==> flow/design.v <==
`timescale 1ns/1ps
module pic_buffer_v2 #(
    parameter DSIZE = 8,
    parameter IMAGE_WIDTH = 256,
    parameter IMAGE_LENGTH= 256,
    parameter BUFFER_SIZE = IMAGE_WIDTH*2+3
) (
	input               clk, 
    input               rst_n,
    input               frame_start,
    input               shift,
	input  [DSIZE-1:0]  sr_in,
    output rng_flag,
    output              sr_pixel_valid,
    output [DSIZE-1:0]  sr_pixel_0, sr_pixel_1, sr_pixel_2,
    output [DSIZE-1:0]  sr_pixel_3, sr_pixel_4, sr_pixel_5,
    output [DSIZE-1:0]  sr_pixel_6, sr_pixel_7, sr_pixel_8 
);
localparam IMAGE_SIZE           = IMAGE_WIDTH*IMAGE_LENGTH;
localparam ISIZE                = $clog2(IMAGE_SIZE+1);
localparam STARTING_OFFSET      = IMAGE_WIDTH+1;
localparam BUFFER_TOP_OFFSET    = IMAGE_WIDTH+2-1;
localparam BUFFER_BOT_OFFSET    = IMAGE_SIZE-IMAGE_WIDTH-1;
localparam WSIZE                = $clog2(IMAGE_WIDTH+1);
localparam CSIZE                = $clog2(STARTING_OFFSET);
localparam TOP_LIMIT = 2*IMAGE_WIDTH-1;
localparam BOT_LIMIT = IMAGE_SIZE-IMAGE_WIDTH-1;
reg [DSIZE-1:0] sr [BUFFER_SIZE-1:0];
reg 			sr_valid;
reg [ISIZE-1:0] image_counter;
reg [WSIZE-1:0] column_counter;
reg [CSIZE-1:0] offset_counter;
wire bottom_shift;
wire init_tag,t_tag,rm_tag,b_tag,r_tag,cm_tag,l_tag;
reg activate_rng;
assign rng_flag = activate_rng;
always @(posedge clk, negedge rst_n) begin
    if (!rst_n) begin
        activate_rng    <= 1'b0;
    end else begin
        if (offset_counter == IMAGE_WIDTH || offset_counter == IMAGE_WIDTH + 1) begin
            activate_rng <= 1'b1;
        end else if (!shift) begin
            activate_rng <= 1'b0;
        end
    end
end
always @(posedge clk, negedge rst_n) begin
    if (!rst_n) begin
        image_counter   <=  'd0;
        column_counter  <=  'd0;
        offset_counter <='d0;
        sr_valid        <= 1'b0;
    end else if (frame_start) begin
        image_counter       <=  'd0;
        offset_counter      <=  'd0;
        column_counter      <=  'd0;
        sr_valid            <= 1'b0;
    end else if ((shift) && (offset_counter <  STARTING_OFFSET)) begin
        sr_valid            <= 1'b0;
        image_counter       <=  'd0;
        column_counter      <=  'd0;
        if (offset_counter == STARTING_OFFSET-1) begin
            offset_counter  <= STARTING_OFFSET;
        end else begin
            offset_counter  <= offset_counter + 'd1;
        end
    end else if (((shift || bottom_shift) && init_tag) && (image_counter != IMAGE_SIZE)) begin
        sr_valid <= 1'b1;
        image_counter <= image_counter + 1;
        if ( column_counter == IMAGE_WIDTH) begin
            column_counter <= 'd1;
        end else begin
            column_counter <= column_counter+ 1;
        end
    end else if ((image_counter == IMAGE_SIZE)) begin
        sr_valid <= 1'b0;
        image_counter <=  'd0;
    end
end
integer n;
always @ (posedge clk)begin
    for (n = BUFFER_SIZE-1; n>0; n = n-1) begin
        sr[n] <= sr[n-1];
    end
    if (shift == 1'b1) begin
        sr[0] <= sr_in;
    end else begin
        sr[0] <= 'd0;
    end
end
assign sr_pixel_valid = sr_valid;
assign bottom_shift = sr_valid && image_counter >= IMAGE_SIZE - IMAGE_WIDTH - 1 && image_counter  <= IMAGE_SIZE;
assign init_tag = offset_counter == STARTING_OFFSET;
assign l_tag    = sr_valid && column_counter == 'd1;
assign r_tag    = sr_valid && column_counter == IMAGE_WIDTH;
assign t_tag    = sr_valid && image_counter  <= 0+IMAGE_WIDTH;
assign b_tag    = sr_valid && image_counter  >= IMAGE_SIZE - IMAGE_WIDTH + 1 && image_counter  <= IMAGE_SIZE;
assign cm_tag   = sr_valid && !(r_tag || l_tag);
assign rm_tag   = sr_valid && !(t_tag || b_tag);
assign sr_pixel_0 = 
(t_tag)?(   
        (r_tag)?    (sr[IMAGE_WIDTH * 1 + 2]):
        (cm_tag)?   (sr[IMAGE_WIDTH * 1 + 2]):
                    (sr[IMAGE_WIDTH * 1 + 1]) 
):(
(rm_tag)?(
        (r_tag)?    (sr[IMAGE_WIDTH * 2 + 2]):
        (cm_tag)?   (sr[IMAGE_WIDTH * 2 + 2]):
                    (sr[IMAGE_WIDTH * 2 + 1]) 
):(
(b_tag)?(
        (r_tag)?    (sr[IMAGE_WIDTH * 2 + 2]):
        (cm_tag)?   (sr[IMAGE_WIDTH * 2 + 2]):
                    (sr[IMAGE_WIDTH * 2 + 1]) 
):('d0)
));
assign sr_pixel_1 = 
(t_tag)?(   
        (r_tag)?    (sr[IMAGE_WIDTH * 1 + 1]):
        (cm_tag)?   (sr[IMAGE_WIDTH * 1 + 1]):
                    (sr[IMAGE_WIDTH * 1 + 1]) 
):(
(rm_tag)?(
        (r_tag)?    (sr[IMAGE_WIDTH * 2 + 1]):
        (cm_tag)?   (sr[IMAGE_WIDTH * 2 + 1]):
                    (sr[IMAGE_WIDTH * 2 + 1]) 
):(
(b_tag)?(
        (r_tag)?    (sr[IMAGE_WIDTH * 2 + 1]):
        (cm_tag)?   (sr[IMAGE_WIDTH * 2 + 1]):
                    (sr[IMAGE_WIDTH * 2 + 1]) 
):('d0)
));
assign sr_pixel_2 = 
(t_tag)?(   
        (r_tag)?    (sr[IMAGE_WIDTH * 1 + 1]):
        (cm_tag)?   (sr[IMAGE_WIDTH * 1 + 0]):
                    (sr[IMAGE_WIDTH * 1 + 0]) 
):(
(rm_tag)?(
        (r_tag)?    (sr[IMAGE_WIDTH * 2 + 1]):
        (cm_tag)?   (sr[IMAGE_WIDTH * 2 + 0]):
                    (sr[IMAGE_WIDTH * 2 + 0]) 
):(
(b_tag)?(
        (r_tag)?    (sr[IMAGE_WIDTH * 2 + 1]):
        (cm_tag)?   (sr[IMAGE_WIDTH * 2 + 0]):
                    (sr[IMAGE_WIDTH * 2 + 0]) 
):('d0)
));
assign sr_pixel_3 = 
(t_tag)?(   
        (r_tag)?    (sr[IMAGE_WIDTH * 1 + 2]):
        (cm_tag)?   (sr[IMAGE_WIDTH * 1 + 2]):
                    (sr[IMAGE_WIDTH * 1 + 1]) 
):(
(rm_tag)?(
        (r_tag)?    (sr[IMAGE_WIDTH * 1 + 2]):
        (cm_tag)?   (sr[IMAGE_WIDTH * 1 + 2]):
                    (sr[IMAGE_WIDTH * 1 + 1]) 
):(
(b_tag)?(
        (r_tag)?    (sr[IMAGE_WIDTH * 1 + 2]):
        (cm_tag)?   (sr[IMAGE_WIDTH * 1 + 2]):
                    (sr[IMAGE_WIDTH * 1 + 1]) 
):('d0)
));
assign sr_pixel_4 = sr[IMAGE_WIDTH * 1 + 1]; 
assign sr_pixel_5 = 
(t_tag)?(   
        (r_tag)?    (sr[IMAGE_WIDTH * 1 + 1]):
        (cm_tag)?   (sr[IMAGE_WIDTH * 1 + 0]):
                    (sr[IMAGE_WIDTH * 1 + 0]) 
):(
(rm_tag)?(
        (r_tag)?    (sr[IMAGE_WIDTH * 1 + 1]):
        (cm_tag)?   (sr[IMAGE_WIDTH * 1 + 0]):
                    (sr[IMAGE_WIDTH * 1 + 0]) 
):(
(b_tag)?(
        (r_tag)?    (sr[IMAGE_WIDTH * 1 + 1]):
        (cm_tag)?   (sr[IMAGE_WIDTH * 1 + 0]):
                    (sr[IMAGE_WIDTH * 1 + 0]) 
):('d0)
));
assign sr_pixel_6 = 
(t_tag)?(   
        (r_tag)?    (sr[IMAGE_WIDTH * 0 + 2]):
        (cm_tag)?   (sr[IMAGE_WIDTH * 0 + 2]):
                    (sr[IMAGE_WIDTH * 0 + 1]) 
):(
(rm_tag)?(
        (r_tag)?    (sr[IMAGE_WIDTH * 0 + 2]):
        (cm_tag)?   (sr[IMAGE_WIDTH * 0 + 2]):
                    (sr[IMAGE_WIDTH * 0 + 1]) 
):(
(b_tag)?(
        (r_tag)?    (sr[IMAGE_WIDTH * 1 + 2]):
        (cm_tag)?   (sr[IMAGE_WIDTH * 1 + 2]):
                    (sr[IMAGE_WIDTH * 1 + 1]) 
):('d0)
));
assign sr_pixel_7 = 
(t_tag)?(   
        (r_tag)?    (sr[IMAGE_WIDTH * 0 + 1]):
        (cm_tag)?   (sr[IMAGE_WIDTH * 0 + 1]):
                    (sr[IMAGE_WIDTH * 0 + 1]) 
):(
(rm_tag)?(
        (r_tag)?    (sr[IMAGE_WIDTH * 0 + 1]):
        (cm_tag)?   (sr[IMAGE_WIDTH * 0 + 1]):
                    (sr[IMAGE_WIDTH * 0 + 1]) 
):(
(b_tag)?(
        (r_tag)?    (sr[IMAGE_WIDTH * 1 + 1]):
        (cm_tag)?   (sr[IMAGE_WIDTH * 1 + 1]):
                    (sr[IMAGE_WIDTH * 1 + 1]) 
):('d0)
));
assign sr_pixel_8 = 
(t_tag)?(   
        (r_tag)?    (sr[IMAGE_WIDTH * 0 + 1]):
        (cm_tag)?   (sr[IMAGE_WIDTH * 0 + 0]):
                    (sr[IMAGE_WIDTH * 0 + 0]) 
):(
(rm_tag)?(
        (r_tag)?    (sr[IMAGE_WIDTH * 0 + 1]):
        (cm_tag)?   (sr[IMAGE_WIDTH * 0 + 0]):
                    (sr[IMAGE_WIDTH * 0 + 0]) 
):(
(b_tag)?(
        (r_tag)?    (sr[IMAGE_WIDTH * 1 + 1]):
        (cm_tag)?   (sr[IMAGE_WIDTH * 1 + 0]):
                    (sr[IMAGE_WIDTH * 1 + 0]) 
):('d0)
 ));
endmodule
Step by step through the tools: pic_buffer_v2
Tool output for the design above, in the order of the flow.
Lines are those of the file above, counted from 1.
Cell names lack the library's common part.
{ "design": {"design": "pic_buffer_v2", "clk_port": "clk", "library": "sky130hd", "lib_corner": "tt_025C_1v80"} }

Elaborated design
Yosys after proc, flatten, opt, wreduce and memory -nomap, before mapping. Print and check cells are not counted. Equal cells are merged and count once.
{ "word_totals": {"reg_bits": 4157, "output_inout_bits": 74} }
{ "classes": {"cmp": 5, "n_eq": 7, "reduce_logical": 21, "muxes": 48, "n_addsub": 3} }
{ "op_table": {"columns": ["cell", "n"], "rows": [
  ["two-way mux 8 bit", 31],
  ["two-way mux 17 bit", 4],
  ["two-way mux 9 bit", 7],
  ["greater-or-equal comparator 17 x 16 -> 1 bit with constant B", 2],
  ["equality test 9 bit with constant B", 3],
  ["adder 9 x 1 -> 9 bit with constant B", 2],
  ["adder 17 x 1 -> 17 bit with constant B", 1],
  ["less-or-equal comparator 17 bit with constant B", 1],
  ["equality test 17 bit with constant B", 1],
  ["inequality test 17 bit with constant B", 1],
  ["less-or-equal comparator 17 x 9 -> 1 bit with constant B", 1],
  ["logical AND 1 bit", 12],
  ["equality test 9 x 1 -> 1 bit with constant B", 1],
  ["< comparator 9 bit with constant B", 1],
  ["two-way mux 1 bit", 6],
  ["logical OR 1 bit", 4],
  ["nonzero test 4 bit", 1],
  ["nonzero test 3 bit", 1],
  ["logical NOT 1 bit", 2],
  ["inequality test 2 x 1 -> 1 bit with constant B", 1],
  ["nonzero test 2 bit", 1]
]} }

Longest topological paths
Depth = most cells in a row (Yosys ltp): at word level without a register or memory, in the mapped netlist without a sequential cell, where the memories' decode and read muxes count.
{ "depth": {"depth_word": 10, "abc_area": 0, "mapped_depth": 9, "ltp_nobuf": 7} }

Synthesis result
The flow's flattened synthesis, as Yosys stat reports it; memories are mapped. The netlist is that of the ABC_AREA named above (0 if unset); the other value can give another one.
{ "mapped": {"sequential_area_um2": 83405.0, "buf_cells": 29, "yosys_area_um2": 86212.7, "ff_cells": 4157, "stdcells": 4599} }
{ "types": {"columns": ["cell_type", "n", "area_total_um2"], "rows": [
  ["dfxtp_1", 4120, 8.25E+04],
  ["dfrtp_1", 37, 925.888],
  ["mux2i_1", 33, 330.317],
  ["mux2_2", 24, 270.259],
  ["nand2_1", 59, 221.462],
  ["nor2_1", 56, 210.202],
  ["o21ai_0", 36, 180.173],
  ["xnor2_1", 16, 140.134],
  ["nand3_1", 25, 125.12],
  ["nor4_2", 10, 125.12],
  ["ha_1", 9, 112.608],
  ["nand2b_1", 14, 87.584],
  ["inv_1", 20, 75.072],
  ["o31ai_1", 10, 75.072],
  ["and3_1", 10, 62.56],
  ["clkbuf_1", 16, 60.058],
  ["and2_1", 9, 56.304],
  ["o21ai_1", 11, 55.053]
]} }
Not listed: further types 32, cells in them 84.

Worst setup path after synthesis
Path of least setup slack by OpenSTA after synthesis, without wires, with an ideal clock, recovery checks aside; 20% of the period is set as input and as output delay. Where synthesis merged equal registers, the netlist keeps one of their names.
{ "synth_path": {"path_kind": "flip-flop to output port", "startpoint": "reg column_counter[4]", "endpoint": "out sr_pixel_2[0]", "clock_period_ns": 4.6, "path_buffers": 2, "path_slack_ns": 1.571, "output_delay_ns": 0.920, "path_delay_ns": 2.109, "launch_ns": 0.000, "arrival_time_ns": 2.109, "required_ns": 3.680, "stages": 9, "period_less_setup_slack_ns": 3.029} }
"path_delay_ns" is the arrival time less input delay plus setup time.
A path that ends at an output port has no setup time.
"stages": output pins that drive a net of the path, with the launching flip-flop's if there is one; two outputs of one cell count as two.
"period_less_setup_slack_ns" is the clock period less the worst setup slack; recovery checks do not enter. This is arithmetic on one report: input and output delays are still those of the set period (20% each).
Between the ends stands the longest chain of elaborated cells between them, by number of cells; it is not shown to be the way that was timed. Of several equally long chains one is given.
Each line given opens the expression or statement behind the cell; cells for indexed reads and writes are added by Yosys, which also makes memories of some case tables.
At most two assigning lines are given for a register; there are more.
{ "synth_between": {"path_cell_list": "dfrtp_1 or4_1 nor3_2 and3_1 buf_4 buf_4 mux2_2 nand2_1 o21ai_0", "elab_chain_cells": 6} }
{ "synth_rtl": {"columns": ["element", "line", "rtl"], "rows": [
  ["start, declared", 31, "reg [WSIZE-1:0] column_counter;"],
  ["start, assigned", 51, "column_counter  <=  'd0;"],
  ["start, assigned", 74, "column_counter <= column_counter+ 1;"],
  ["equality test 9 bit", 96, "assign r_tag    = sr_valid && column_counter == IMAGE_WIDTH;"],
  ["logical AND 1 bit", 96, null],
  ["two-way mux 8 bit", 147, "(r_tag)?    (sr[IMAGE_WIDTH * 2 + 1]):"],
  ["two-way mux 8 bit", 146, "(b_tag)?("],
  ["two-way mux 8 bit", 141, "(rm_tag)?("],
  ["two-way mux 8 bit", 136, "(t_tag)?("],
  ["end, declared", 15, "output [DSIZE-1:0]  sr_pixel_0, sr_pixel_1, sr_pixel_2,"]
]} }

Timing after layout
Path of least setup slack in the final report of entry A (OpenROAD, finished layout, wires in). Where an end is a register, its clock arrival counts in the times.
{ "layout_path": {"path_kind": "flip-flop to output port", "startpoint": "reg column_counter[3]", "endpoint": "out sr_pixel_0[1]", "path_slack_ns": -1.09, "output_delay_ns": 0.56, "launch_ns": 0.89, "arrival_time_ns": 3.32, "path_buffers": 5, "stages": 11, "clock_period_ns": 2.79, "required_ns": 2.23} }
Between the ends stands the longest chain of elaborated cells between them, by number of cells; it is not shown to be the way that was timed. Of several equally long chains one is given.
At most two assigning lines are given for a register; there are more.
{ "layout_between": {"path_cell_list": "dfrtp_1 or4_4 nor3_4 buf_6 a31oi_4 buf_12 mux2i_2 buf_6 o21ai_2 buf_6 buf_6", "elab_chain_cells": 10} }
{ "layout_rtl": {"columns": ["element", "line", "rtl"], "rows": [
  ["start, declared", 31, "reg [WSIZE-1:0] column_counter;"],
  ["start, assigned", 51, "column_counter  <=  'd0;"],
  ["start, assigned", 74, "column_counter <= column_counter+ 1;"],
  ["equality test 9 bit", 96, "assign r_tag    = sr_valid && column_counter == IMAGE_WIDTH;"],
  ["logical AND 1 bit", 96, null],
  ["logical OR 1 bit", 99, "assign cm_tag   = sr_valid && !(r_tag || l_tag);"],
  ["logical NOT 1 bit", 99, null],
  ["logical AND 1 bit", 99, null],
  ["two-way mux 8 bit", 114, "(cm_tag)?   (sr[IMAGE_WIDTH * 2 + 2]):"],
  ["two-way mux 8 bit", 113, "(r_tag)?    (sr[IMAGE_WIDTH * 2 + 2]):"],
  ["two-way mux 8 bit", 112, "(b_tag)?("],
  ["two-way mux 8 bit", 107, "(rm_tag)?("],
  ["two-way mux 8 bit", 102, "(t_tag)?("],
  ["end, declared", 15, "output [DSIZE-1:0]  sr_pixel_0, sr_pixel_1, sr_pixel_2,"]
]} }

Wiki page: pic_buffer_v2 / flow data

Stored flow runs of pic_buffer_v2 (5 of them; Yosys, OpenROAD, sky130hd). They differ in their settings and are not a sequence. Constraints: input delay and output delay 20% of the set period each, output load 0.01 pF.
"achievedPeriod_ns" = clock period - worst setup slack. The figure is calculated, with input and output delays left at 20% of the set period.
"worst_path_ns" is the time allowed to the run's worst setup path (the clock period less input and output delay, where it has them) less its slack. Clock arrival times count: a late capture clock shortens it, a late launch clock lengthens it.
"totalPower_w" rests on the timing tool's default activity at the inputs, not on a simulated workload.
[
  {
    "run": "entry A",
    "settings": { "CAP_MARGIN": 5, "CELL_PAD_IN_SITES_DETAIL_PLACEMENT": 1, "CORE_UTILIZATION": 50, "CTS_CLUSTER_DIAMETER": 203, "HOLD_SLACK_MARGIN": -0.04, "MIN_ROUTING_LAYER": "met2", "PLACE_DENSITY": 0.6, "SYNTH_MEMORY_MAX_BITS": 16384, "period_ns": 2.79, "CORE_MARGIN": 2, "SLEW_MARGIN": 20 },
    "results": { "synthesis_area_um2": 86212.7, "post_route_util_pct": 60.6, "setup_ws_ns": -1.093, "totalPower_w": 0.111106, "worst_path_ns": 3.32, "critical_path_kind": "flip-flop to output port", "timing.setup.tns_ns": -56.826, "design.die.area_um2": 175762.0, "achievedPeriod_ns": 3.883, "post_route_stdcell_area_um2": 103926.0 }
  },
  {
    "run": "entry B",
    "settings": { "CELL_PAD_IN_SITES_DETAIL_PLACEMENT": 1, "CELL_PAD_IN_SITES_GLOBAL_PLACEMENT": 3, "CORE_ASPECT_RATIO": 1.63, "CORE_UTILIZATION": 24, "CTS_CLUSTER_DIAMETER": 180, "GPL_ROUTABILITY_DRIVEN": 0, "GPL_TIMING_DRIVEN": 0, "HOLD_SLACK_MARGIN": 0.22, "MAX_ROUTING_LAYER": "met5", "PLACE_DENSITY_LB_ADDON": 0.03, "SETUP_SLACK_MARGIN": 0.91, "SLEW_MARGIN": 30, "SYNTH_MEMORY_MAX_BITS": 16384, "TNS_END_PERCENT": 100, "period_ns": 4.6, "CAP_MARGIN": 20, "CORE_MARGIN": 2 },
    "results": { "synthesis_area_um2": 86212.7, "post_route_util_pct": 29.9, "setup_ws_ns": 0.443, "totalPower_w": 0.068631, "worst_path_ns": 3.24, "critical_path_kind": "flip-flop to output port", "timing.setup.tns_ns": 0.000, "design.die.area_um2": 364172.0, "achievedPeriod_ns": 4.157, "post_route_stdcell_area_um2": 107084.0 }
  },
  {
    "run": "entry C",
    "settings": { "ABC_AREA": 0, "CAP_MARGIN": 0, "CORE_MARGIN": 9, "CORE_UTILIZATION": 59, "CTS_CLUSTER_SIZE": 42, "GPL_ROUTABILITY_DRIVEN": 0, "GPL_TIMING_DRIVEN": 0, "MIN_ROUTING_LAYER": "met1", "PLACE_DENSITY_LB_ADDON": 0.1, "SETUP_SLACK_MARGIN": -0.59, "SLEW_MARGIN": 5, "SYNTH_MEMORY_MAX_BITS": 16384, "period_ns": 6.53 },
    "results": { "synthesis_area_um2": 86212.7, "post_route_util_pct": 70.5, "setup_ws_ns": 0.721, "totalPower_w": 0.046863, "worst_path_ns": 4.50, "critical_path_kind": "flip-flop to output port", "timing.setup.tns_ns": 0.000, "design.die.area_um2": 160208.0, "achievedPeriod_ns": 5.809, "post_route_stdcell_area_um2": 101720.0 }
  },
  {
    "run": "entry D",
    "settings": { "CORE_UTILIZATION": 50, "PLACE_DENSITY": 0.6, "SYNTH_MEMORY_MAX_BITS": 16384, "period_ns": 4.47, "CAP_MARGIN": 20, "CORE_MARGIN": 2, "SLEW_MARGIN": 20 },
    "results": { "synthesis_area_um2": 86212.7, "post_route_util_pct": 59.7, "setup_ws_ns": 0.141, "totalPower_w": 0.068349, "worst_path_ns": 3.43, "critical_path_kind": "flip-flop to output port", "timing.setup.tns_ns": 0.000, "design.die.area_um2": 175762.0, "achievedPeriod_ns": 4.329, "post_route_stdcell_area_um2": 102418.0 }
  },
  {
    "run": "entry E",
    "settings": { "CELL_PAD_IN_SITES_GLOBAL_PLACEMENT": 3, "CORE_UTILIZATION": 50, "GPL_TIMING_DRIVEN": 0, "MAX_ROUTING_LAYER": "met4", "PLACE_DENSITY_LB_ADDON": 0.22, "SYNTH_MEMORY_MAX_BITS": 16384, "TNS_END_PERCENT": 45, "period_ns": 4.6, "CAP_MARGIN": 20, "CORE_MARGIN": 2, "SLEW_MARGIN": 20 },
    "results": { "synthesis_area_um2": 86212.7, "post_route_util_pct": 60.0, "setup_ws_ns": 0.121, "totalPower_w": 0.066716, "worst_path_ns": 3.56, "critical_path_kind": "flip-flop to output port", "timing.setup.tns_ns": 0.000, "design.die.area_um2": 175762.0, "achievedPeriod_ns": 4.479, "post_route_stdcell_area_um2": 102880.0 }
  }
]
